==> flow/design.v <==
module AFH_map_table(
A,
O
);
input [6:0] A;
output [6:0] O;
assign O = ~A;
endmodule
module div(
clk, rstz,
div_en_p,
dividend,
divisor,
result_o
);
input clk, rstz;
input div_en_p;
input [24:0] dividend;
input [6:0] divisor;
output [49:0] result_o;
parameter IDLE=2'h0, DIVON=2'h1, DIVEnd=2'h2;
reg [1:0] cs, ns;
wire [25:0] div_temp;
reg [50:0] op_dividend;
reg [4:0] divcnt;
always @(posedge clk or negedge rstz)
begin
  if (!rstz)
    begin
      op_dividend <= 0;
      divcnt <=0;
    end  
  else if (div_en_p && (cs==IDLE))
    begin
      op_dividend <= {25'b0,dividend[24:0],1'b0};
      divcnt <=0;
    end  
  else if (cs==DIVON)
    begin
      op_dividend <= div_temp[25] ? {op_dividend[49:0],1'b0} : {div_temp[24:0],op_dividend[24:0],1'b1};
      divcnt <= divcnt + 1'b1;
    end  
end
reg [49:0] result_o;
always @(posedge clk or negedge rstz)
begin
  if (!rstz)
    result_o <= 0;
  else if (cs==DIVEnd)
    result_o <= {op_dividend[50:26],op_dividend[24:0]};   
end
assign div_temp = {1'b0, op_dividend[49:25]} - {1'b0, divisor};
always @(posedge clk or negedge rstz)
begin
  if (!rstz)
    cs <= 0;
  else 
    cs <= ns;
end
always @*
begin
  ns = cs;
  case(cs)
    IDLE:
      begin
        if (div_en_p) ns = DIVON;
      end
    DIVON:
      begin
        if (divcnt==5'd24) ns = DIVEnd;
      end  
    DIVEnd:
      ns = IDLE;  
  endcase
end
endmodule
module hopkernal(
rstz,
X, A, C,
B,
D,
E, F, Fprime,
Y1,
Y2,
regi_AFH_channel_map,
regi_AFH_N,
fk
);
input rstz;
input [4:0] X, C;
input [4:0] A;
input [3:0] B;
input [8:0] D;
input [6:0] E, F, Fprime;
input Y1;
input [5:0] Y2;
input [79:0] regi_AFH_channel_map;
input [6:0] regi_AFH_N;
output [6:0] fk;
wire [4:0] Zprime = X + A;
wire [4:0] Z;
assign Z[0] = B[0] ^ Zprime[0];
assign Z[1] = B[1] ^ Zprime[1];
assign Z[2] = B[2] ^ Zprime[2];
assign Z[3] = B[3] ^ Zprime[3];
assign Z[4] =  Zprime[4];
wire [4:0] stage1_z, stage2_z, stage3_z, stage4_z, stage5_z, stage6_z, stage7_z;
wire [13:0] P = {C[4:0] ^ {5{Y1}}, D[8:0]};
assign stage1_z[1] = P[13] ? Z[2] : Z[1];
assign stage1_z[2] = P[13] ? Z[1] : Z[2];
assign stage1_z[0] = P[12] ? Z[3] : Z[0];
assign stage1_z[3] = P[12] ? Z[0] : Z[3];
assign stage1_z[4] = Z[4];
assign stage2_z[1] = P[11] ? stage1_z[3] : stage1_z[1];
assign stage2_z[3] = P[11] ? stage1_z[1] : stage1_z[3];
assign stage2_z[2] = P[10] ? stage1_z[4] : stage1_z[2];
assign stage2_z[4] = P[10] ? stage1_z[2] : stage1_z[4];
assign stage2_z[0] = stage1_z[0];
assign stage3_z[0] = P[9] ? stage2_z[3] : stage2_z[0];
assign stage3_z[3] = P[9] ? stage2_z[0] : stage2_z[3];
assign stage3_z[1] = P[8] ? stage2_z[4] : stage2_z[1];
assign stage3_z[4] = P[8] ? stage2_z[1] : stage2_z[4];
assign stage3_z[2] = stage2_z[2];
assign stage4_z[3] = P[7] ? stage3_z[4] : stage3_z[3];
assign stage4_z[4] = P[7] ? stage3_z[3] : stage3_z[4];
assign stage4_z[0] = P[6] ? stage3_z[2] : stage3_z[0];
assign stage4_z[2] = P[6] ? stage3_z[0] : stage3_z[2];
assign stage4_z[1] = stage3_z[1];
assign stage5_z[1] = P[5] ? stage4_z[3] : stage4_z[1];
assign stage5_z[3] = P[5] ? stage4_z[1] : stage4_z[3];
assign stage5_z[0] = P[4] ? stage4_z[4] : stage4_z[0];
assign stage5_z[4] = P[4] ? stage4_z[0] : stage4_z[4];
assign stage5_z[2] = stage4_z[2];
assign stage6_z[3] = P[3] ? stage5_z[4] : stage5_z[3];
assign stage6_z[4] = P[3] ? stage5_z[3] : stage5_z[4];
assign stage6_z[1] = P[2] ? stage5_z[2] : stage5_z[1];
assign stage6_z[2] = P[2] ? stage5_z[1] : stage5_z[2];
assign stage6_z[0] = stage5_z[0];
assign stage7_z[2] = P[1] ? stage6_z[3] : stage6_z[2];
assign stage7_z[3] = P[1] ? stage6_z[2] : stage6_z[3];
assign stage7_z[0] = P[0] ? stage6_z[1] : stage6_z[0];
assign stage7_z[1] = P[0] ? stage6_z[0] : stage6_z[1];
assign stage7_z[4] = stage6_z[4];
wire [6:0] em79 = E[6:0] > 7'd78 ? E[6:0]-7'd79 : E[6:0];
wire [7:0] tmp1 = em79 + F[6:0];  
wire [7:0] tmp1m79 = tmp1[7:0] > 8'd78 ? tmp1[7:0]-8'd79 : tmp1[7:0];   
wire [7:0] tmp2 = tmp1m79[6:0] + stage7_z[4:0] + Y2;                    
wire [6:0] adder2m79 = tmp2 > 7'd78 ? tmp2-7'd79 : tmp2[6:0];
wire rfchused = regi_AFH_channel_map[adder2m79[6:0]];
wire [6:0] emN = {2'b0,E[6:0]} >= {regi_AFH_N,2'b0}                 ? {2'b0,E[6:0]} - {regi_AFH_N,2'b0} :
                 {2'b0,E[6:0]} >= ({regi_AFH_N,1'b0}+regi_AFH_N) ? {2'b0,E[6:0]} - ({regi_AFH_N,1'b0}+regi_AFH_N) :
                 {1'b0,E[6:0]} >= {regi_AFH_N,1'b0}                 ? {1'b0,E[6:0]} - {regi_AFH_N,1'b0} :
                 E[6:0] >= regi_AFH_N                              ? E[6:0]-regi_AFH_N : E[6:0];
wire [7:0] tmp1N = emN + Fprime[6:0];  
wire [7:0] tmp1mN = tmp1N[7:0] >= regi_AFH_N ? tmp1N[7:0]-regi_AFH_N : tmp1N[7:0];   
wire [4:0] a7zmN = {2'b0,stage7_z[4:0]} >= regi_AFH_N ? {2'b0,stage7_z[4:0]} - regi_AFH_N : stage7_z[4:0];  
wire [7:0] tmp2N = tmp1mN[6:0] + a7zmN + Y2;                                      
wire [6:0] adder2mN = tmp2N >= regi_AFH_N ? tmp2N-regi_AFH_N : tmp2N[6:0];
wire [6:0] kprimem = adder2mN;
wire [6:0] fkprime, basicfk;
AFH_map_table AFH_map_table_u(
.A(kprimem),
.O(fkprime)
);
assign basicfk = (adder2m79<=7'd39) ? {adder2m79[5:0], 1'b0} : {(adder2m79-7'd40), 1'b1};
assign fk = rfchused ? basicfk : fkprime;
endmodule
module hopctrlwd(
clk_6M, rstz, p_033us,
mpr_Y,
counter_clkN1, counter_clkE1,
psrxfhs_succ_p,
psrxfhs,
pstxid,
m_tslot_p, ms_tslot_p,
ps_N_incr_p,
pageAB_2Npage_count, 
Atrain,
regi_interlace_offset, regi_page_k_nudge,
regi_AFH_mode,
regi_AFH_N,
ps, gips, is, giis, page, inquiry, mpr, spr, ir, conns,
prs_clock_frozen, prm_clock_frozen,
CLK, CLKE, CLKN, BD_ADDR,
counter_isFHS,
Xprm, Xir, Xprs,
X,
Y1,
Y2,
A,
B,
C,
D,
E, F, Fprime
);
input clk_6M, rstz, p_033us;
input mpr_Y;
input [5:0] counter_clkN1;
input [5:0] counter_clkE1;
input psrxfhs_succ_p;
input psrxfhs;
input pstxid;
input m_tslot_p, ms_tslot_p;
input ps_N_incr_p;
input [3:0] pageAB_2Npage_count;
input Atrain;
input [4:0] regi_interlace_offset, regi_page_k_nudge;
input regi_AFH_mode;
input [6:0] regi_AFH_N;
input ps, gips, is, giis, page, inquiry, mpr, spr, ir, conns;
input prs_clock_frozen, prm_clock_frozen;
input [27:0] CLK, CLKE, CLKN, BD_ADDR;
input [4:0] counter_isFHS;
output [4:0] Xprm, Xir, Xprs;
output [4:0] X;
output Y1;
output [5:0] Y2;
output [4:0] A;
output [3:0] B;
output [4:0] C;
output [8:0] D;
output [6:0] E, F, Fprime;
wire [1:0] k_nudge;
wire [4:0] k_offset;
reg [27:0] CLKN_frozen, CLKE_frozen;
reg [4:0] k_offset_frozen;
reg [4:0] k_nudge_frozen;
always @(posedge clk_6M or negedge rstz)
begin
  if (!rstz)
    begin
     CLKN_frozen <= 0;
    end 
  else if (!prs_clock_frozen)
    begin
     CLKN_frozen <= CLKN;
    end 
end
always @(posedge clk_6M or negedge rstz)
begin
  if (!rstz)
    begin
     CLKE_frozen <= 0;
     k_offset_frozen <= 0;
     k_nudge_frozen <= 0;
    end 
  else if (!prm_clock_frozen)
    begin
     CLKE_frozen <= CLKE;
     k_offset_frozen <= k_offset;
     k_nudge_frozen <= k_nudge;
    end 
end
assign k_nudge = regi_page_k_nudge;  
assign k_offset = Atrain ? 5'd24 : 5'd8;
wire [3:0] xpt = {CLKE[4:2],CLKE[0]} - CLKE[16:12];    
wire [4:0] Xp = CLKE[16:12] + k_offset + k_nudge + xpt ;   
wire [4:0] Xprs = CLKN_frozen[16:12] + counter_clkN1[5:1];
wire [3:0] xprmt = {CLKE_frozen[4:2],CLKE_frozen[0]} - CLKE_frozen[16:12];
wire [4:0] Xprm = CLKE_frozen[16:12] + k_offset_frozen + k_nudge_frozen + xprmt + counter_clkE1[5:1];
wire [3:0] xit = {CLKN[4:2],CLKN[0]} - CLKN[16:12];
wire [4:0] Xi = CLKN[16:12] + k_offset + k_nudge + xit ;
wire [4:0] Xir = CLKN[16:12] + counter_isFHS ;
assign X = ({5{ps}}      & CLKN[16:12]) |     
           ({5{gips}}    & (CLKN[16:12]+regi_interlace_offset)) |   
           ({5{is}}      & Xir[4:0]) |        
           ({5{giis}}    & (Xir[4:0]+regi_interlace_offset)) |      
           ({5{page}}    & Xp[4:0]) |
           ({5{inquiry}} & Xi[4:0]) |
           ({5{mpr}}     & Xprm[4:0]) |    
           ({5{spr}}     & Xprs[4:0]) |    
           ({5{ir}}      & Xir[4:0]) |     
           ({5{conns}}   & CLK[6:2]);      
wire spr_Y = pstxid | (psrxfhs ? 1'b0 : counter_clkN1[0]);
assign Y1 =({1{page}}    & CLKE[1]) |
           ({1{inquiry}} & CLKN[1]) |
           ({1{mpr}}     & mpr_Y  ) |   
           ({1{spr}}     & spr_Y  ) |   
           ({1{ir}}      & 1'b1) |     
           ({1{conns}}   & (CLK[1]&(!regi_AFH_mode)) );      
assign Y2 =({6{page}}    & {CLKE[1],5'b0}) |
           ({6{inquiry}} & {CLKN[1],5'b0}) |
           ({6{mpr}}     & {mpr_Y  ,5'b0}) |   
           ({6{spr}}     & {spr_Y  ,5'b0}) |   
           ({6{ir}}      & {1'b1   ,5'b0}) |     
           ({6{conns}}   & {(CLK[1]&(!regi_AFH_mode)) ,5'b0});      
assign A = ({5{ps}}      & BD_ADDR[27:23]) |     
           ({5{gips}}    & BD_ADDR[27:23]) |   
           ({5{is}}      & BD_ADDR[27:23]) |        
           ({5{giis}}    & BD_ADDR[27:23]) |      
           ({5{page}}    & BD_ADDR[27:23]) |
           ({5{inquiry}} & BD_ADDR[27:23]) |
           ({5{mpr}}     & BD_ADDR[27:23]) |    
           ({5{spr}}     & BD_ADDR[27:23]) |    
           ({5{ir}}      & BD_ADDR[27:23]) |     
           ({5{conns}}   & BD_ADDR[27:23] ^ CLK[25:21]);      
assign B = BD_ADDR[22:19];
assign C = ({5{ps}}      & {BD_ADDR[8],BD_ADDR[6],BD_ADDR[4],BD_ADDR[2],BD_ADDR[0]}) |     
           ({5{gips}}    & {BD_ADDR[8],BD_ADDR[6],BD_ADDR[4],BD_ADDR[2],BD_ADDR[0]}) |   
           ({5{is}}      & {BD_ADDR[8],BD_ADDR[6],BD_ADDR[4],BD_ADDR[2],BD_ADDR[0]}) |        
           ({5{giis}}    & {BD_ADDR[8],BD_ADDR[6],BD_ADDR[4],BD_ADDR[2],BD_ADDR[0]}) |      
           ({5{page}}    & {BD_ADDR[8],BD_ADDR[6],BD_ADDR[4],BD_ADDR[2],BD_ADDR[0]}) |
           ({5{inquiry}} & {BD_ADDR[8],BD_ADDR[6],BD_ADDR[4],BD_ADDR[2],BD_ADDR[0]}) |
           ({5{mpr}}     & {BD_ADDR[8],BD_ADDR[6],BD_ADDR[4],BD_ADDR[2],BD_ADDR[0]}) |    
           ({5{spr}}     & {BD_ADDR[8],BD_ADDR[6],BD_ADDR[4],BD_ADDR[2],BD_ADDR[0]}) |    
           ({5{ir}}      & {BD_ADDR[8],BD_ADDR[6],BD_ADDR[4],BD_ADDR[2],BD_ADDR[0]}) |     
           ({5{conns}}   & {BD_ADDR[8],BD_ADDR[6],BD_ADDR[4],BD_ADDR[2],BD_ADDR[0]} ^ CLK[20:16]);      
assign D = ({9{ps}}      & BD_ADDR[18:10]) |     
           ({9{gips}}    & BD_ADDR[18:10]) |   
           ({9{is}}      & BD_ADDR[18:10]) |        
           ({9{giis}}    & BD_ADDR[18:10]) |      
           ({9{page}}    & BD_ADDR[18:10]) |
           ({9{inquiry}} & BD_ADDR[18:10]) |
           ({9{mpr}}     & BD_ADDR[18:10]) |    
           ({9{spr}}     & BD_ADDR[18:10]) |    
           ({9{ir}}      & BD_ADDR[18:10]) |     
           ({9{conns}}   & (BD_ADDR[18:10] ^ CLK[15:7]));      
assign E = {BD_ADDR[13],BD_ADDR[11],BD_ADDR[9],BD_ADDR[7],BD_ADDR[5],BD_ADDR[3],BD_ADDR[1]};           
reg div_en_p;
always @(posedge clk_6M or negedge rstz)
begin
  if (!rstz)
     div_en_p <= 0;
  else 
     div_en_p <= (CLK[6:0]==7'hff) & ms_tslot_p;
end
wire divffclk = clk_6M;
wire [24:0] Ft, nc1;
div mod79_F(
.clk      (divffclk                   ),
.rstz     (rstz                       ),
.div_en_p (div_en_p                   ),
.dividend ({CLK[27:7],4'b0}           ),
.divisor  (7'd79                      ),
.result_o ({Ft[24:0],nc1[24:0]}       )
);
assign F = ({7{conns}} & Ft[6:0]);
wire [24:0] Fprimet, nc2;
div mod79_Fprime(
.clk      (divffclk                   ),
.rstz     (rstz                       ),
.div_en_p (div_en_p                   ),
.dividend ({CLK[27:7],4'b0}           ),
.divisor  (regi_AFH_N                 ),
.result_o ({Fprimet[24:0],nc2[24:0]}  )
);
assign Fprime = ({7{conns}} & Fprimet[6:0]);
endmodule
module fkctrl(
clk_6M, rstz,
regi_isMaster,
ir,
psrxfhs_succ_p,
fk_page,
page,
ps_pagerespTO,
scancase,
m_half_tslot_p,
mpr,
m_tslot_p,
connsnewslave, connsnewmaster,
CLKN, CLKE, CLK,
txbit_period, rxbit_period,
fkset_p,   
ps, pstxid, psrxfhs, psackfhs, pagetxfhs, pagetmp, pagerxackfhs ,
corre_threshold,
counter_clkN1,
counter_clkE1,
fk_pstxid,
fk_psrxfhs,
fk_psackfhs,
fk_connsnewslave, fk_connsnewmaster,
fk_pagetxfhs,
fk_pagerxackfhs,
fk_spr, fk_mpr,
fk_chg_p, fk_chg_p_ff
);
input clk_6M, rstz;
input regi_isMaster;
input ir;
input psrxfhs_succ_p;
input fk_page;
input page;
input ps_pagerespTO;
input scancase;
input m_half_tslot_p;
input mpr;
input m_tslot_p;
input connsnewslave, connsnewmaster;
input [27:0] CLKN, CLKE, CLK;
input txbit_period, rxbit_period;
input fkset_p;   
input ps, pstxid, psrxfhs, psackfhs, pagetxfhs, pagetmp, pagerxackfhs ;
input corre_threshold;
output [5:0] counter_clkN1;
output [5:0] counter_clkE1;
output fk_pstxid;
output fk_psrxfhs;
output fk_psackfhs;
output fk_connsnewslave, fk_connsnewmaster;
output fk_pagetxfhs;
output fk_pagerxackfhs;
output fk_spr, fk_mpr;
output fk_chg_p, fk_chg_p_ff;
assign fk_spr = fk_pstxid | fk_psrxfhs | fk_psackfhs;
assign fk_mpr = fk_pagetxfhs | fk_pagerxackfhs;
wire ir_fkset_p = regi_isMaster ? fkset_p & !ir : fkset_p;
wire fk_chg_p = ((!(txbit_period | rxbit_period)) & ir_fkset_p);  
wire psrxfhs_fk_chg_p = fk_psrxfhs & fkset_p;
wire scancase_fk_chg_p = (scancase) & fkset_p;
reg fk_chg_p_ff;
always @(posedge clk_6M or negedge rstz)
begin
  if (!rstz)
     fk_chg_p_ff <= 0;
  else 
     fk_chg_p_ff <= fk_chg_p | scancase_fk_chg_p | psrxfhs_fk_chg_p;
end
reg fk_pstxid;
always @(posedge clk_6M or negedge rstz)
begin
  if (!rstz)
     fk_pstxid <= 0;
  else if (ps & corre_threshold & fkset_p)   
     fk_pstxid <= 1'b1;
  else if (pstxid & fk_chg_p)
     fk_pstxid <= 1'b0;
end
reg fk_psrxfhs;
always @(posedge clk_6M or negedge rstz)
begin
  if (!rstz)
     fk_psrxfhs <= 0;
  else if (pstxid & fk_chg_p)
     fk_psrxfhs <= 1'b1;
  else if ((psrxfhs & corre_threshold & fk_chg_p) | ps_pagerespTO)
     fk_psrxfhs <= 1'b0;
end
reg fk_psackfhs;
always @(posedge clk_6M or negedge rstz)
begin
  if (!rstz)
     fk_psackfhs <= 0;
  else if (psrxfhs & corre_threshold & fk_chg_p)
     fk_psackfhs <= 1'b1;
  else if (psackfhs & fk_chg_p & CLKN[0])
     fk_psackfhs <= 1'b0;
end
reg fk_connsnewslave;
always @(posedge clk_6M or negedge rstz)
begin
  if (!rstz)
     fk_connsnewslave <= 0;
  else if (psackfhs & fk_chg_p & CLKN[0])
     fk_connsnewslave <= 1'b1;
  else if (connsnewslave & fk_chg_p & CLK[0])   
     fk_connsnewslave <= 1'b0;
end
reg fk_pagetxfhs;
always @(posedge clk_6M or negedge rstz)
begin
  if (!rstz)
     fk_pagetxfhs <= 0;
  else if ( (pagetmp & fk_chg_p) | (pagerxackfhs & !corre_threshold & fk_chg_p) )
     fk_pagetxfhs <= 1'b1;
  else if ((pagetxfhs & fk_chg_p) | fk_page)
     fk_pagetxfhs <= 1'b0;
end
reg fk_pagerxackfhs;
always @(posedge clk_6M or negedge rstz)
begin
  if (!rstz)
     fk_pagerxackfhs <= 0;
  else if (pagetxfhs & fk_chg_p)
     fk_pagerxackfhs <= 1'b1;
  else if (pagerxackfhs & fk_chg_p & CLKE[0])
     fk_pagerxackfhs <= 1'b0;
end
reg fk_connsnewmaster;
always @(posedge clk_6M or negedge rstz)
begin
  if (!rstz)
     fk_connsnewmaster <= 0;
  else if (pagerxackfhs & corre_threshold & m_half_tslot_p)   
     fk_connsnewmaster <= 1'b1;
  else if ((connsnewmaster & fk_chg_p & CLK[0]) | page )  
     fk_connsnewmaster <= 1'b0;
end
wire ps_N_incr_p = (pstxid & fk_chg_p) | ((psrxfhs|psackfhs) & fkset_p & CLKN[0]);
reg [5:0] counter_clkN1;
always @(posedge clk_6M or negedge rstz)
begin
  if (!rstz)
    begin
     counter_clkN1 <= 0;
    end 
  else if (ps & corre_threshold & fkset_p)   
    begin
     counter_clkN1 <= 6'h1;
    end 
  else if (psrxfhs_succ_p)
     counter_clkN1 <= {counter_clkN1[5:1],1'b0};
  else if (ps_N_incr_p)
    begin
     counter_clkN1 <= counter_clkN1+1'b1;
    end 
end
wire page_N_incr_p = fk_chg_p & CLKE[0] & (pagetxfhs | pagerxackfhs);
reg [5:0] counter_clkE1;
always @(posedge clk_6M or negedge rstz)
begin
  if (!rstz)
    begin
     counter_clkE1 <= 0;
    end 
  else if (!fk_mpr)   
    begin
     counter_clkE1 <= 6'd0;
    end 
  else if (page_N_incr_p)  
    begin
     counter_clkE1 <= counter_clkE1+1'b1;
    end 
end
endmodule
module hopselection(
clk_6M, rstz, p_033us,
regi_isMaster,
ps_pagerespTO,
fk_page,
scancase,
m_half_tslot_p,
connsnewslave, connsnewmaster,
txbit_period, rxbit_period,
fkset_p,   
psackfhs, pagetxfhs, pagetmp, pagerxackfhs ,
corre_threshold,
psrxfhs_succ_p,
psrxfhs,
pstxid,
m_tslot_p, ms_tslot_p,
ps_N_incr_p,
pageAB_2Npage_count, 
Atrain,
regi_interlace_offset, regi_page_k_nudge,
regi_AFH_mode,
regi_AFH_N, regi_AFH_channel_map,
ps, gips, is, giis, page, inquiry, mpr, spr, ir, conns,
prs_clock_frozen, prm_clock_frozen,
CLK, CLKE, CLKN, BD_ADDR,
counter_isFHS,
fk,
fk_chg_p, fk_chg_p_ff,
fk_pstxid
);
input clk_6M, rstz, p_033us;
input regi_isMaster;
input ps_pagerespTO;
input fk_page;
input scancase;
input m_half_tslot_p;
input connsnewslave, connsnewmaster;
input txbit_period, rxbit_period;
input fkset_p;   
input psackfhs, pagetxfhs, pagetmp, pagerxackfhs ;
input corre_threshold;
wire [5:0] counter_clkN1;
wire [5:0] counter_clkE1;
input psrxfhs_succ_p;
input psrxfhs;
input pstxid;
input m_tslot_p, ms_tslot_p;
input ps_N_incr_p;
input [3:0] pageAB_2Npage_count;
input Atrain;
input [4:0] regi_interlace_offset, regi_page_k_nudge;
input regi_AFH_mode;
input [6:0] regi_AFH_N;
input [79:0] regi_AFH_channel_map;
input ps, gips, is, giis, page, inquiry, mpr, spr, ir, conns;
input prs_clock_frozen, prm_clock_frozen;
input [27:0] CLK, CLKE, CLKN, BD_ADDR;
input [4:0] counter_isFHS;
output [6:0] fk;
output fk_chg_p, fk_chg_p_ff;
output fk_pstxid;
wire [4:0] Xprm, Xir, Xprs;
wire [4:0] X;
wire Y1;
wire [5:0] Y2;
wire [4:0] A;
wire [3:0] B;
wire [4:0] C;
wire [8:0] D;
wire [6:0] E, F, Fprime;
wire fk_connsnewslave, fk_connsnewmaster;
wire fk_conns = conns | fk_connsnewslave | fk_connsnewmaster;
wire [27:0] fk_CLK = fk_conns ? CLK + 1'b1 : CLK;
wire [27:0] fk_CLKE = CLKE + 1'b1;
wire [27:0] fk_CLKN = CLKN + 1'b1;
hopctrlwd hopctrlwd_u(
.clk_6M               (clk_6M               ), 
.rstz                 (rstz                 ), 
.p_033us              (p_033us              ),
.mpr_Y                (counter_clkE1[0]     ),
.counter_clkN1        (counter_clkN1        ),  
.counter_clkE1        (counter_clkE1        ),       
.psrxfhs_succ_p       (psrxfhs_succ_p       ),
.psrxfhs              (fk_psrxfhs              ),
.pstxid               (fk_pstxid               ),
.m_tslot_p            (m_tslot_p            ),
.ms_tslot_p           (ms_tslot_p           ),
.ps_N_incr_p          (ps_N_incr_p          ),
.pageAB_2Npage_count  (pageAB_2Npage_count  ), 
.Atrain               (Atrain               ),
.regi_interlace_offset(regi_interlace_offset),
.regi_page_k_nudge    (regi_page_k_nudge    ),
.regi_AFH_mode        (regi_AFH_mode        ),
.regi_AFH_N           (regi_AFH_N           ),
.ps                   (ps                   ), 
.gips                 (gips                 ), 
.is                   (is                   ), 
.giis                 (giis                 ), 
.page                 (fk_page                 ), 
.inquiry              (inquiry              ), 
.mpr                  (fk_mpr                  ), 
.spr                  (fk_spr                  ), 
.ir                   (ir                   ), 
.conns                (fk_conns                ),
.prs_clock_frozen     (prs_clock_frozen     ), 
.prm_clock_frozen     (prm_clock_frozen     ),
.CLK                  (fk_CLK                  ), 
.CLKE                 (fk_CLKE                 ), 
.CLKN                 (fk_CLKN                 ), 
.BD_ADDR              (BD_ADDR          ),
.counter_isFHS        (counter_isFHS        ),
.Xprm                 (Xprm                 ), 
.Xir                  (Xir                  ),
.Xprs                 (Xprs                 ), 
.X                    (X                    ),
.Y1                   (Y1                   ),
.Y2                   (Y2                   ),
.A                    (A                    ),
.B                    (B                    ),
.C                    (C                    ),
.D                    (D                    ),
.E                    (E                    ), 
.F                    (F                    ), 
.Fprime               (Fprime               )
);
hopkernal hopkernal_u(
.rstz                (rstz                ),
.X                   (X                   ), 
.A                   (A                   ), 
.C                   (C                   ),
.B                   (B                   ),
.D                   (D                   ),
.E                   (E                   ), 
.F                   (F                   ),
.Fprime              (Fprime              ),
.Y1                  (Y1                  ),
.Y2                  (Y2                  ),
.regi_AFH_channel_map(regi_AFH_channel_map),
.regi_AFH_N          (regi_AFH_N          ),
.fk                  (fk                  )
);
fkctrl fkctrl_u(
.clk_6M         (clk_6M         ), 
.rstz           (rstz           ),
.regi_isMaster  (regi_isMaster  ),
.ir             (ir             ),
.psrxfhs_succ_p (psrxfhs_succ_p ),
.fk_page        (fk_page        ),
.page           (page           ),
.ps_pagerespTO  (ps_pagerespTO  ),
.scancase       (scancase       ),
.m_half_tslot_p (m_half_tslot_p ),
.mpr            (mpr            ),
.m_tslot_p      (m_tslot_p      ),
.connsnewslave  (connsnewslave  ),
.connsnewmaster (connsnewmaster ),
.CLKN           (CLKN           ),
.CLKE           (CLKE           ),
.CLK            (CLK            ),
.txbit_period   (txbit_period   ), 
.rxbit_period   (rxbit_period   ),
.fkset_p        (fkset_p        ),   
.ps             (ps             ), 
.pstxid         (pstxid         ), 
.psrxfhs        (psrxfhs        ), 
.psackfhs       (psackfhs       ), 
.pagetxfhs      (pagetxfhs      ), 
.pagetmp        (pagetmp        ), 
.pagerxackfhs   (pagerxackfhs   ),
.corre_threshold(corre_threshold),
.counter_clkN1   (counter_clkN1   ),
.counter_clkE1   (counter_clkE1   ),
.fk_pstxid       (fk_pstxid       ),
.fk_psrxfhs      (fk_psrxfhs      ),
.fk_psackfhs     (fk_psackfhs     ),
.fk_connsnewslave(fk_connsnewslave),
.fk_connsnewmaster(fk_connsnewmaster),
.fk_pagetxfhs    (fk_pagetxfhs    ),
.fk_pagerxackfhs (fk_pagerxackfhs ),
.fk_spr          (fk_spr          ),
.fk_mpr          (fk_mpr          ),
.fk_chg_p        (fk_chg_p        ),
.fk_chg_p_ff     (fk_chg_p_ff     )
);
endmodule
Reports on hopselection
What the tools print for hopselection, step after step.
Lines are those of the file above, counted from 1.
A cell with -- has no value.
- top module: hopselection
- clock: clk_6M
- cell library: sky130hd
- corner: tt_025C_1v80

After elaboration
Source: Yosys, flattened and elaborated, memories not mapped. Widths are those after wreduce. Registers that Yosys merges into a memory's read port (data or address) are not register bits. Print and check cells do not count. Equal cells are merged and count once.
- bits in registers at 240
- latch bits: 0
- noted bits in writable memories: 0
- bits in read-only memories: 0
- word width x clocked read ports: 0
- noted memories kept: 0
- bits of input ports: 256
- output and inout bits: 10
- elaborated cells at 348
- $add $sub $neg at 45
- multiply operators: 0
- noted div/mod/pow operators: 0
- noted magnitude comparators: 11
- equal/unequal tests at 13
- shift-type cells at 1
- multiplexer cells: 78
- bitwise logic cells at 152
- reduce/logical cells at 24
- operator list (kind ; count):
    50-bit two-way mux ; 6
    5-bit AND ; 30
    5-bit bitwise OR ; 27
    9-bit AND ; 10
    9-bit bitwise OR ; 9
    80-bit by 7-bit indexed select with 1-bit output ; 1
    7-bit two-way mux ; 11
    5-bit adder ; 9
    1-bit two-way mux ; 44
    7-bit subtractor ; 6
    1-bit AND ; 34
    17-bit by 1-bit adder with 17-bit output (second input constant) ; 2
    6-bit AND ; 5
    6-bit bitwise OR ; 5
    6-bit two-way mux ; 5
    5-bit two-way mux ; 6
    28-bit by 1-bit adder with 28-bit output (second input constant) ; 1
    28-bit two-way mux ; 1
    25-bit by 7-bit subtractor with 26-bit output ; 1
    25-bit by 7-bit subtractor with 26-bit output (second input constant) ; 1
    1-bit bitwise OR ; 21
    7-bit subtractor (second input constant) ; 3
    2-bit nonzero test ; 10
    7-bit by 9-bit greater-or-equal comparator with 1-bit output ; 2
    7-bit by 5-bit adder with 8-bit output ; 2
    7-bit by 7-bit adder with 8-bit output ; 2
    8-bit by 6-bit adder with 8-bit output ; 2
    8-bit by 7-bit greater-or-equal comparator with 1-bit output ; 2
Other operator kinds: 33; their cells: 66.

Logic depth
Depth = most cells in a row (Yosys ltp): at word level without a register or memory, in the mapped netlist without a sequential cell, where the memories' decode and read muxes count.
- word-level depth: 29
- ABC_AREA at 0
- mapped depth: 55
- depth with buffers taken out: 54

After synthesis
Yosys stat after the flow's synthesis: flattened, memories mapped to cells. It holds for the ABC_AREA given above (unset counts as 0); a run with the other value may have another netlist.
- cells in the netlist at 1974
- chip area (Yosys) at 17606.9 sq um
- area of sequential cells at 4231.6 sq um
- noted mapped flip-flops: 169
- noted buffers: 82
- cell types (cell type ; count ; area in all (sq um)):
    sky130_fd_sc_hd__dfrtp_1 ; 167 ; 4.18E+03
    sky130_fd_sc_hd__ha_1 ; 143 ; 1.79E+03
    sky130_fd_sc_hd__xnor2_1 ; 127 ; 1.11E+03
    sky130_fd_sc_hd__mux2i_1 ; 95 ; 950.912
    sky130_fd_sc_hd__mux4_2 ; 38 ; 855.821
    sky130_fd_sc_hd__xor2_1 ; 77 ; 674.397
    sky130_fd_sc_hd__fa_1 ; 31 ; 620.595
    sky130_fd_sc_hd__nor2_1 ; 156 ; 585.562
    sky130_fd_sc_hd__nand2_1 ; 143 ; 536.765
    sky130_fd_sc_hd__a21oi_1 ; 103 ; 515.494
    sky130_fd_sc_hd__mux2_2 ; 45 ; 506.736
    sky130_fd_sc_hd__a211oi_1 ; 65 ; 487.968
    sky130_fd_sc_hd__o21ai_0 ; 96 ; 480.461
    sky130_fd_sc_hd__inv_1 ; 118 ; 442.925
    sky130_fd_sc_hd__a21o_1 ; 56 ; 420.403
    sky130_fd_sc_hd__nand3_1 ; 51 ; 255.245
    sky130_fd_sc_hd__clkbuf_1 ; 67 ; 251.491
    sky130_fd_sc_hd__nor3_1 ; 45 ; 225.216
Other cell types: 76; their cells: 351.
The figures by module come from a second, unflattened synthesis with its own total; it is not the netlist above.
- noted cells (unflattened synthesis): 2385
- noted area total of the unflattened synthesis: 22494.1 sq um
Rows give one instance, submodules left out.
- modules (module ; times used ; cells ; area (sq um) ; sequential area (sq um)):
    div ; 2 ; 476 ; 5300.1 ; 2728.9
    hopkernal ; 1 ; 730 ; 6138.4 ; 0.0
    hopctrlwd ; 1 ; 361 ; 3116.7 ; 475.5
    hopselection ; 1 ; 233 ; 1594.0 ; 0.0
    fkctrl ; 1 ; 102 ; 1018.5 ; 500.5
    AFH_map_table ; 1 ; 7 ; 26.3 ; 0.0

Timing after synthesis
Path of least setup slack by OpenSTA after synthesis, without wires, with an ideal clock, recovery checks aside; 20% of the period is set as input and as output delay. Where synthesis merged equal registers, the netlist keeps one of their names.
- path type: in2out
- start: input CLKN[6]
- end: output fk[4]
- clock period at 25000 ps
- noted input delay: 5000 ps
- external output delay: 5000 ps
- launch time at the first pin: 5000 ps
- noted arrival: 15304 ps
- data required time: 20000 ps
- noted slack: 4696 ps
- path delay at 10304 ps
- stages on the path: 43
- path buffers: 3
- period reached after synthesis at 20304 ps
"path delay" = arrival - input delay + setup time.
At an output port there is no setup time.
"stages on the path" counts driving pins, that of a launching flip-flop among them; a cell with two outputs on the path counts twice.
"period reached after synthesis" is the clock period less the worst setup slack; recovery checks do not enter. This is arithmetic on one report: input and output delays are still those of the set period (20% each).
Between the ends stands the longest chain of elaborated cells between them, by number of cells; it is not shown to be the way that was timed. Of several equally long chains one is given.
A line is the first line of the expression or statement that the cell stems from. Yosys adds cells for indexed reads and writes and turns some case tables into memories.
- path through: sky130_fd_sc_hd__nand4_1 sky130_fd_sc_hd__or3_1 sky130_fd_sc_hd__nor2_1 sky130_fd_sc_hd__xor2_1 sky130_fd_sc_hd__fa_1 sky130_fd_sc_hd__inv_1 sky130_fd_sc_hd__fa_1 sky130_fd_sc_hd__ha_1 sky130_fd_sc_hd__fa_1 sky130_fd_sc_hd__xor2_1 sky130_fd_sc_hd__a222oi_1 sky130_fd_sc_hd__nand3_1 sky130_fd_sc_hd__a211o_1 sky130_fd_sc_hd__ha_1 sky130_fd_sc_hd__a21o_1 sky130_fd_sc_hd__inv_1 sky130_fd_sc_hd__or4_1 sky130_fd_sc_hd__o311ai_1 [... 7 more ...] sky130_fd_sc_hd__inv_1 sky130_fd_sc_hd__ha_1 sky130_fd_sc_hd__clkbuf_1 sky130_fd_sc_hd__buf_1 sky130_fd_sc_hd__clkbuf_1 sky130_fd_sc_hd__inv_1 sky130_fd_sc_hd__ha_1 sky130_fd_sc_hd__nor2_1 sky130_fd_sc_hd__nand3_1 sky130_fd_sc_hd__a21oi_1 sky130_fd_sc_hd__nor3_2 sky130_fd_sc_hd__nor3b_4 sky130_fd_sc_hd__xor2_2 sky130_fd_sc_hd__mux4_2 sky130_fd_sc_hd__o31ai_1 sky130_fd_sc_hd__or4_4 sky130_fd_sc_hd__a31oi_4 sky130_fd_sc_hd__mux2_2
- length of the longest elaborated chain: 29
- elaborated cells between the ends (all ways) at 75
- RTL lines with such cells at 52
- those cells by class: add/sub (17); compare (4); shift (1); mux (33); logic (20)
- ends and longest elaborated chain, post-synthesis (item ; line ; source):
    from (decl) ; 582 ; input [27:0] CLK, CLKE, CLKN, BD_ADDR;
    17-bit by 1-bit adder with 17-bit output ; 600 ; wire [27:0] fk_CLKN = CLKN + 1'b1;
    5-bit adder ; 265 ; ({5{gips}}    & (CLKN[16:12]+regi_interlace_offset)) |
    5-bit AND ; 265 ;
    5-bit bitwise OR (9 in a row) ; 264 ; assign X = ({5{ps}}      & CLKN[16:12]) |
    5-bit adder ; 100 ; wire [4:0] Zprime = X + A;
    1-bit XOR ; 105 ; assign Z[3] = B[3] ^ Zprime[3];
    1-bit two-way mux ; 112 ; assign stage1_z[3] = P[12] ? Z[0] : Z[3];
    [... 7 more ...] ; -- ;
    5-bit two-way mux ; 156 ; wire [4:0] a7zmN = {2'b0,stage7_z[4:0]} >= regi_AFH_N ? {2'b0,stage7_z[4:0]} - regi_AFH_N : stage7_z[4:0];
    7-bit by 5-bit adder with 8-bit output ; 157 ; wire [7:0] tmp2N = tmp1mN[6:0] + a7zmN + Y2;
    8-bit by 6-bit adder with 8-bit output ; 157 ;
    7-bit subtractor ; 158 ; wire [6:0] adder2mN = tmp2N >= regi_AFH_N ? tmp2N-regi_AFH_N : tmp2N[6:0];
    7-bit two-way mux ; 158 ;
    7-bit inverter ; 7 ; assign O = ~A;
    7-bit two-way mux ; 166 ; assign fk = rfchused ? basicfk : fkprime;
    to (decl) ; 584 ; output [6:0] fk;
Nets of the timed path that keep an RTL name, with a line that drives or declares them; the list need not be complete.
- nets with RTL names, path post-synthesis (signal ; line):
    fk_CLKN[13] ; 600

Worst path after layout
Path of least setup slack in the final report of entry A (OpenROAD, finished layout, wires in). Where an end is a register, its clock arrival counts in the times.
The path's times are printed in steps of 10 ps; the period is the one set.
- path type: in2out
- start: input CLKN[0]
- end: output fk[2]
- clock period at 25000 ps
- noted input delay: 5000 ps
- external output delay: 5000 ps
- launch time at the first pin: 5000 ps
- noted arrival: 18490 ps
- data required time: 20000 ps
- noted slack: 1510 ps
- stages on the path: 53
- path buffers: 3
Between the ends stands the longest chain of elaborated cells between them, by number of cells; it is not shown to be the way that was timed. Of several equally long chains one is given.
- path through: sky130_fd_sc_hd__clkdlybuf4s50_1 sky130_fd_sc_hd__ha_1 sky130_fd_sc_hd__nand3_1 sky130_fd_sc_hd__nor3_1 sky130_fd_sc_hd__xnor2_1 sky130_fd_sc_hd__nand2_1 sky130_fd_sc_hd__inv_1 sky130_fd_sc_hd__fa_1 sky130_fd_sc_hd__inv_1 sky130_fd_sc_hd__fa_1 sky130_fd_sc_hd__ha_1 sky130_fd_sc_hd__fa_1 sky130_fd_sc_hd__a222oi_1 sky130_fd_sc_hd__nand3_1 sky130_fd_sc_hd__a221o_1 sky130_fd_sc_hd__ha_1 sky130_fd_sc_hd__a21o_1 sky130_fd_sc_hd__a21o_1 [... 17 more ...] sky130_fd_sc_hd__o41ai_1 sky130_fd_sc_hd__buf_4 sky130_fd_sc_hd__o31a_1 sky130_fd_sc_hd__o21ai_0 sky130_fd_sc_hd__ha_1 sky130_fd_sc_hd__a21o_1 sky130_fd_sc_hd__a21oi_1 sky130_fd_sc_hd__o21bai_1 sky130_fd_sc_hd__a21o_1 sky130_fd_sc_hd__xor2_1 sky130_fd_sc_hd__ha_1 sky130_fd_sc_hd__nand4_1 sky130_fd_sc_hd__nor2_1 sky130_fd_sc_hd__a211oi_1 sky130_fd_sc_hd__and2_1 sky130_fd_sc_hd__mux2_2 sky130_fd_sc_hd__mux2i_1 sky130_fd_sc_hd__clkdlybuf4s50_1
- length of the longest elaborated chain: 29
- elaborated cells between the ends (all ways) at 88
- RTL lines with such cells at 57
- those cells by class: add/sub (17); compare (4); shift (1); mux (33); logic (33)
- ends and longest elaborated chain, after layout (item ; line ; source):
    from (decl) ; 582 ; input [27:0] CLK, CLKE, CLKN, BD_ADDR;
    17-bit by 1-bit adder with 17-bit output ; 600 ; wire [27:0] fk_CLKN = CLKN + 1'b1;
    5-bit adder ; 265 ; ({5{gips}}    & (CLKN[16:12]+regi_interlace_offset)) |
    5-bit AND ; 265 ;
    5-bit bitwise OR (9 in a row) ; 264 ; assign X = ({5{ps}}      & CLKN[16:12]) |
    5-bit adder ; 100 ; wire [4:0] Zprime = X + A;
    1-bit XOR ; 105 ; assign Z[3] = B[3] ^ Zprime[3];
    1-bit two-way mux ; 112 ; assign stage1_z[3] = P[12] ? Z[0] : Z[3];
    [... 7 more ...] ; -- ;
    5-bit two-way mux ; 156 ; wire [4:0] a7zmN = {2'b0,stage7_z[4:0]} >= regi_AFH_N ? {2'b0,stage7_z[4:0]} - regi_AFH_N : stage7_z[4:0];
    7-bit by 5-bit adder with 8-bit output ; 157 ; wire [7:0] tmp2N = tmp1mN[6:0] + a7zmN + Y2;
    8-bit by 6-bit adder with 8-bit output ; 157 ;
    7-bit subtractor ; 158 ; wire [6:0] adder2mN = tmp2N >= regi_AFH_N ? tmp2N-regi_AFH_N : tmp2N[6:0];
    7-bit two-way mux ; 158 ;
    7-bit inverter ; 7 ; assign O = ~A;
    7-bit two-way mux ; 166 ; assign fk = rfchused ? basicfk : fkprime;
    to (decl) ; 584 ; output [6:0] fk;
Nets of the timed path that keep an RTL name, with a line that drives or declares them; the list need not be complete.
- nets with RTL names, path after layout (signal ; line):
    fk_CLKN[12] ; 600

Top module hopselection; platform sky130hd; tools Yosys and OpenROAD; 4 stored runs in no particular order. Input and output delays are each 20% of the period that was set; the output load is 0.01 pF.
"reached clock period" means the clock period less the worst setup slack. The figure is calculated, with input and output delays left at 20% of the set period.
"critical setup path time" means the part of the period allowed to the worst setup path (the constraints hold back 20% at inputs and 20% at outputs) less its slack; where the path has registers, the arrival times of their clocks count too.
"total power of the final layout" is the tool's figure for a default switching activity; nothing was simulated.
"critical setup path time" is given in steps of 10 ps.

Entry A

==> flow/run.sh <==
#!/bin/bash
# the make line also repeats the synthesis and layout settings of config.mk as NAME=value (left out here)
make -C /OpenROAD-flow-scripts/flow DESIGN_CONFIG=/design/flow/config.mk WORK_HOME=/design/flow/orfs CLKGATE_MAP_FILE= finish
==> flow/config.mk <==
export PLATFORM = sky130hd
export DESIGN_NAME = hopselection
export DESIGN_NICKNAME = hopselection
export VERILOG_FILES = /design/flow/design.v
export SDC_FILE = /design/flow/constraint.sdc
export NUM_CORES = 4
export LEC_CHECK = 0
export CAP_MARGIN = 20
export CORE_MARGIN = 2
export CORE_UTILIZATION = 18
export GPL_ROUTABILITY_DRIVEN = 0
export PLACE_DENSITY = 0.6
export SLEW_MARGIN = 20
export TNS_END_PERCENT = 55
==> flow/constraint.sdc <==
create_clock -name core_clock -period 25.0 [get_ports {clk_6M}]
set_input_delay 5.0000 -clock core_clock [delete_from_list [all_inputs] [get_ports {clk_6M}]]
set_output_delay 5.0000 -clock core_clock [all_outputs]
set_load 0.01 [all_outputs]

Measured in entry A:
- netlist area reported by Yosys at 17606.9 sq um
- worst setup slack after layout: 1505 ps
- final utilization at 0.227
- die outline area at 100334.0 sq um
- critical setup path time at 13490 ps
- worst path kind: in2out
- total power of the final layout at 0.00182 W
- reached clock period at 23495 ps
- worst-case hold slack at 467 ps
- standard-cell area of the final layout: 21969.8 sq um
- noted the setup total negative slack: 0 ps

Entry B

==> flow/run.sh <==
#!/bin/bash
# the make line also repeats the synthesis and layout settings of config.mk as NAME=value (left out here)
make -C /OpenROAD-flow-scripts/flow DESIGN_CONFIG=/design/flow/config.mk WORK_HOME=/design/flow/orfs CLKGATE_MAP_FILE= finish
==> flow/config.mk <==
export PLATFORM = sky130hd
export DESIGN_NAME = hopselection
export DESIGN_NICKNAME = hopselection
export VERILOG_FILES = /design/flow/design.v
export SDC_FILE = /design/flow/constraint.sdc
export NUM_CORES = 4
export LEC_CHECK = 0
export ABC_AREA = 0
export CAP_MARGIN = 25
export CORE_MARGIN = 2
export CORE_UTILIZATION = 70
export GPL_ROUTABILITY_DRIVEN = 1
export HOLD_SLACK_MARGIN = 0.19
export MAX_ROUTING_LAYER = met4
export PLACE_DENSITY = 0.6
export SLEW_MARGIN = 25
export TNS_END_PERCENT = 100
==> flow/constraint.sdc <==
create_clock -name core_clock -period 25.0 [get_ports {clk_6M}]
set_input_delay 5.0000 -clock core_clock [delete_from_list [all_inputs] [get_ports {clk_6M}]]
set_output_delay 5.0000 -clock core_clock [all_outputs]
set_load 0.01 [all_outputs]

Measured in entry B:
- total power of the final layout at 0.001817 W
- final utilization at 0.83
- netlist area reported by Yosys at 17606.9 sq um
- reached clock period at 23136 ps
- noted the setup total negative slack: 0 ps
- standard-cell area of the final layout: 20731.1 sq um
- worst setup slack after layout: 1864 ps
- worst-case hold slack at 488 ps
- die outline area at 26437.1 sq um
- critical setup path time at 13140 ps
- worst path kind: in2out

Entry C

==> flow/run.sh <==
#!/bin/bash
# the make line also repeats the synthesis and layout settings of config.mk as NAME=value (left out here)
make -C /OpenROAD-flow-scripts/flow DESIGN_CONFIG=/design/flow/config.mk WORK_HOME=/design/flow/orfs CLKGATE_MAP_FILE= finish
==> flow/config.mk <==
export PLATFORM = sky130hd
export DESIGN_NAME = hopselection
export DESIGN_NICKNAME = hopselection
export VERILOG_FILES = /design/flow/design.v
export SDC_FILE = /design/flow/constraint.sdc
export NUM_CORES = 4
export LEC_CHECK = 0
export ABC_AREA = 1
export CAP_MARGIN = 0
export CELL_PAD_IN_SITES_GLOBAL_PLACEMENT = 0
export CORE_MARGIN = 4
export CORE_UTILIZATION = 40
export CTS_CLUSTER_DIAMETER = 72
export CTS_CLUSTER_SIZE = 83
export HOLD_SLACK_MARGIN = 0.11
export MAX_ROUTING_LAYER = met4
export PLACE_DENSITY = 0.91
export SETUP_SLACK_MARGIN = 3.08
export SLEW_MARGIN = 20
export TNS_END_PERCENT = 55
==> flow/constraint.sdc <==
create_clock -name core_clock -period 16.6 [get_ports {clk_6M}]
set_input_delay 3.3200 -clock core_clock [delete_from_list [all_inputs] [get_ports {clk_6M}]]
set_output_delay 3.3200 -clock core_clock [all_outputs]
set_load 0.01 [all_outputs]

Measured in entry C:
- worst-case hold slack at 469 ps
- total power of the final layout at 0.003104 W
- final utilization at 0.526
- reached clock period at 15886 ps
- netlist area reported by Yosys at 17282.8 sq um
- critical setup path time at 9250 ps
- worst path kind: in2out
- noted the setup total negative slack: 0 ps
- worst setup slack after layout: 714 ps
- standard-cell area of the final layout: 22260.1 sq um
- die outline area at 46597.7 sq um

Entry D

==> flow/run.sh <==
#!/bin/bash
# the make line also repeats the synthesis and layout settings of config.mk as NAME=value (left out here)
make -C /OpenROAD-flow-scripts/flow DESIGN_CONFIG=/design/flow/config.mk WORK_HOME=/design/flow/orfs CLKGATE_MAP_FILE= finish
==> flow/config.mk <==
export PLATFORM = sky130hd
export DESIGN_NAME = hopselection
export DESIGN_NICKNAME = hopselection
export VERILOG_FILES = /design/flow/design.v
export SDC_FILE = /design/flow/constraint.sdc
export NUM_CORES = 4
export LEC_CHECK = 0
export CAP_MARGIN = 20
export CELL_PAD_IN_SITES_DETAIL_PLACEMENT = 0
export CORE_MARGIN = 6
export CORE_UTILIZATION = 28
export GPL_ROUTABILITY_DRIVEN = 1
export MAX_ROUTING_LAYER = met5
export PLACE_DENSITY_LB_ADDON = 0.12
export SLEW_MARGIN = 20
==> flow/constraint.sdc <==
create_clock -name core_clock -period 39.2 [get_ports {clk_6M}]
set_input_delay 7.8400 -clock core_clock [delete_from_list [all_inputs] [get_ports {clk_6M}]]
set_output_delay 7.8400 -clock core_clock [all_outputs]
set_load 0.01 [all_outputs]

Measured in entry D:
- worst setup slack after layout: 10492 ps
- standard-cell area of the final layout: 21406.8 sq um
- reached clock period at 28708 ps
- netlist area reported by Yosys at 17606.9 sq um
- worst-case hold slack at 468 ps
- total power of the final layout at 0.001147 W
- noted the setup total negative slack: 0 ps
- critical setup path time at 13030 ps
- worst path kind: in2out
- final utilization at 0.346
- die outline area at 69042.8 sq um
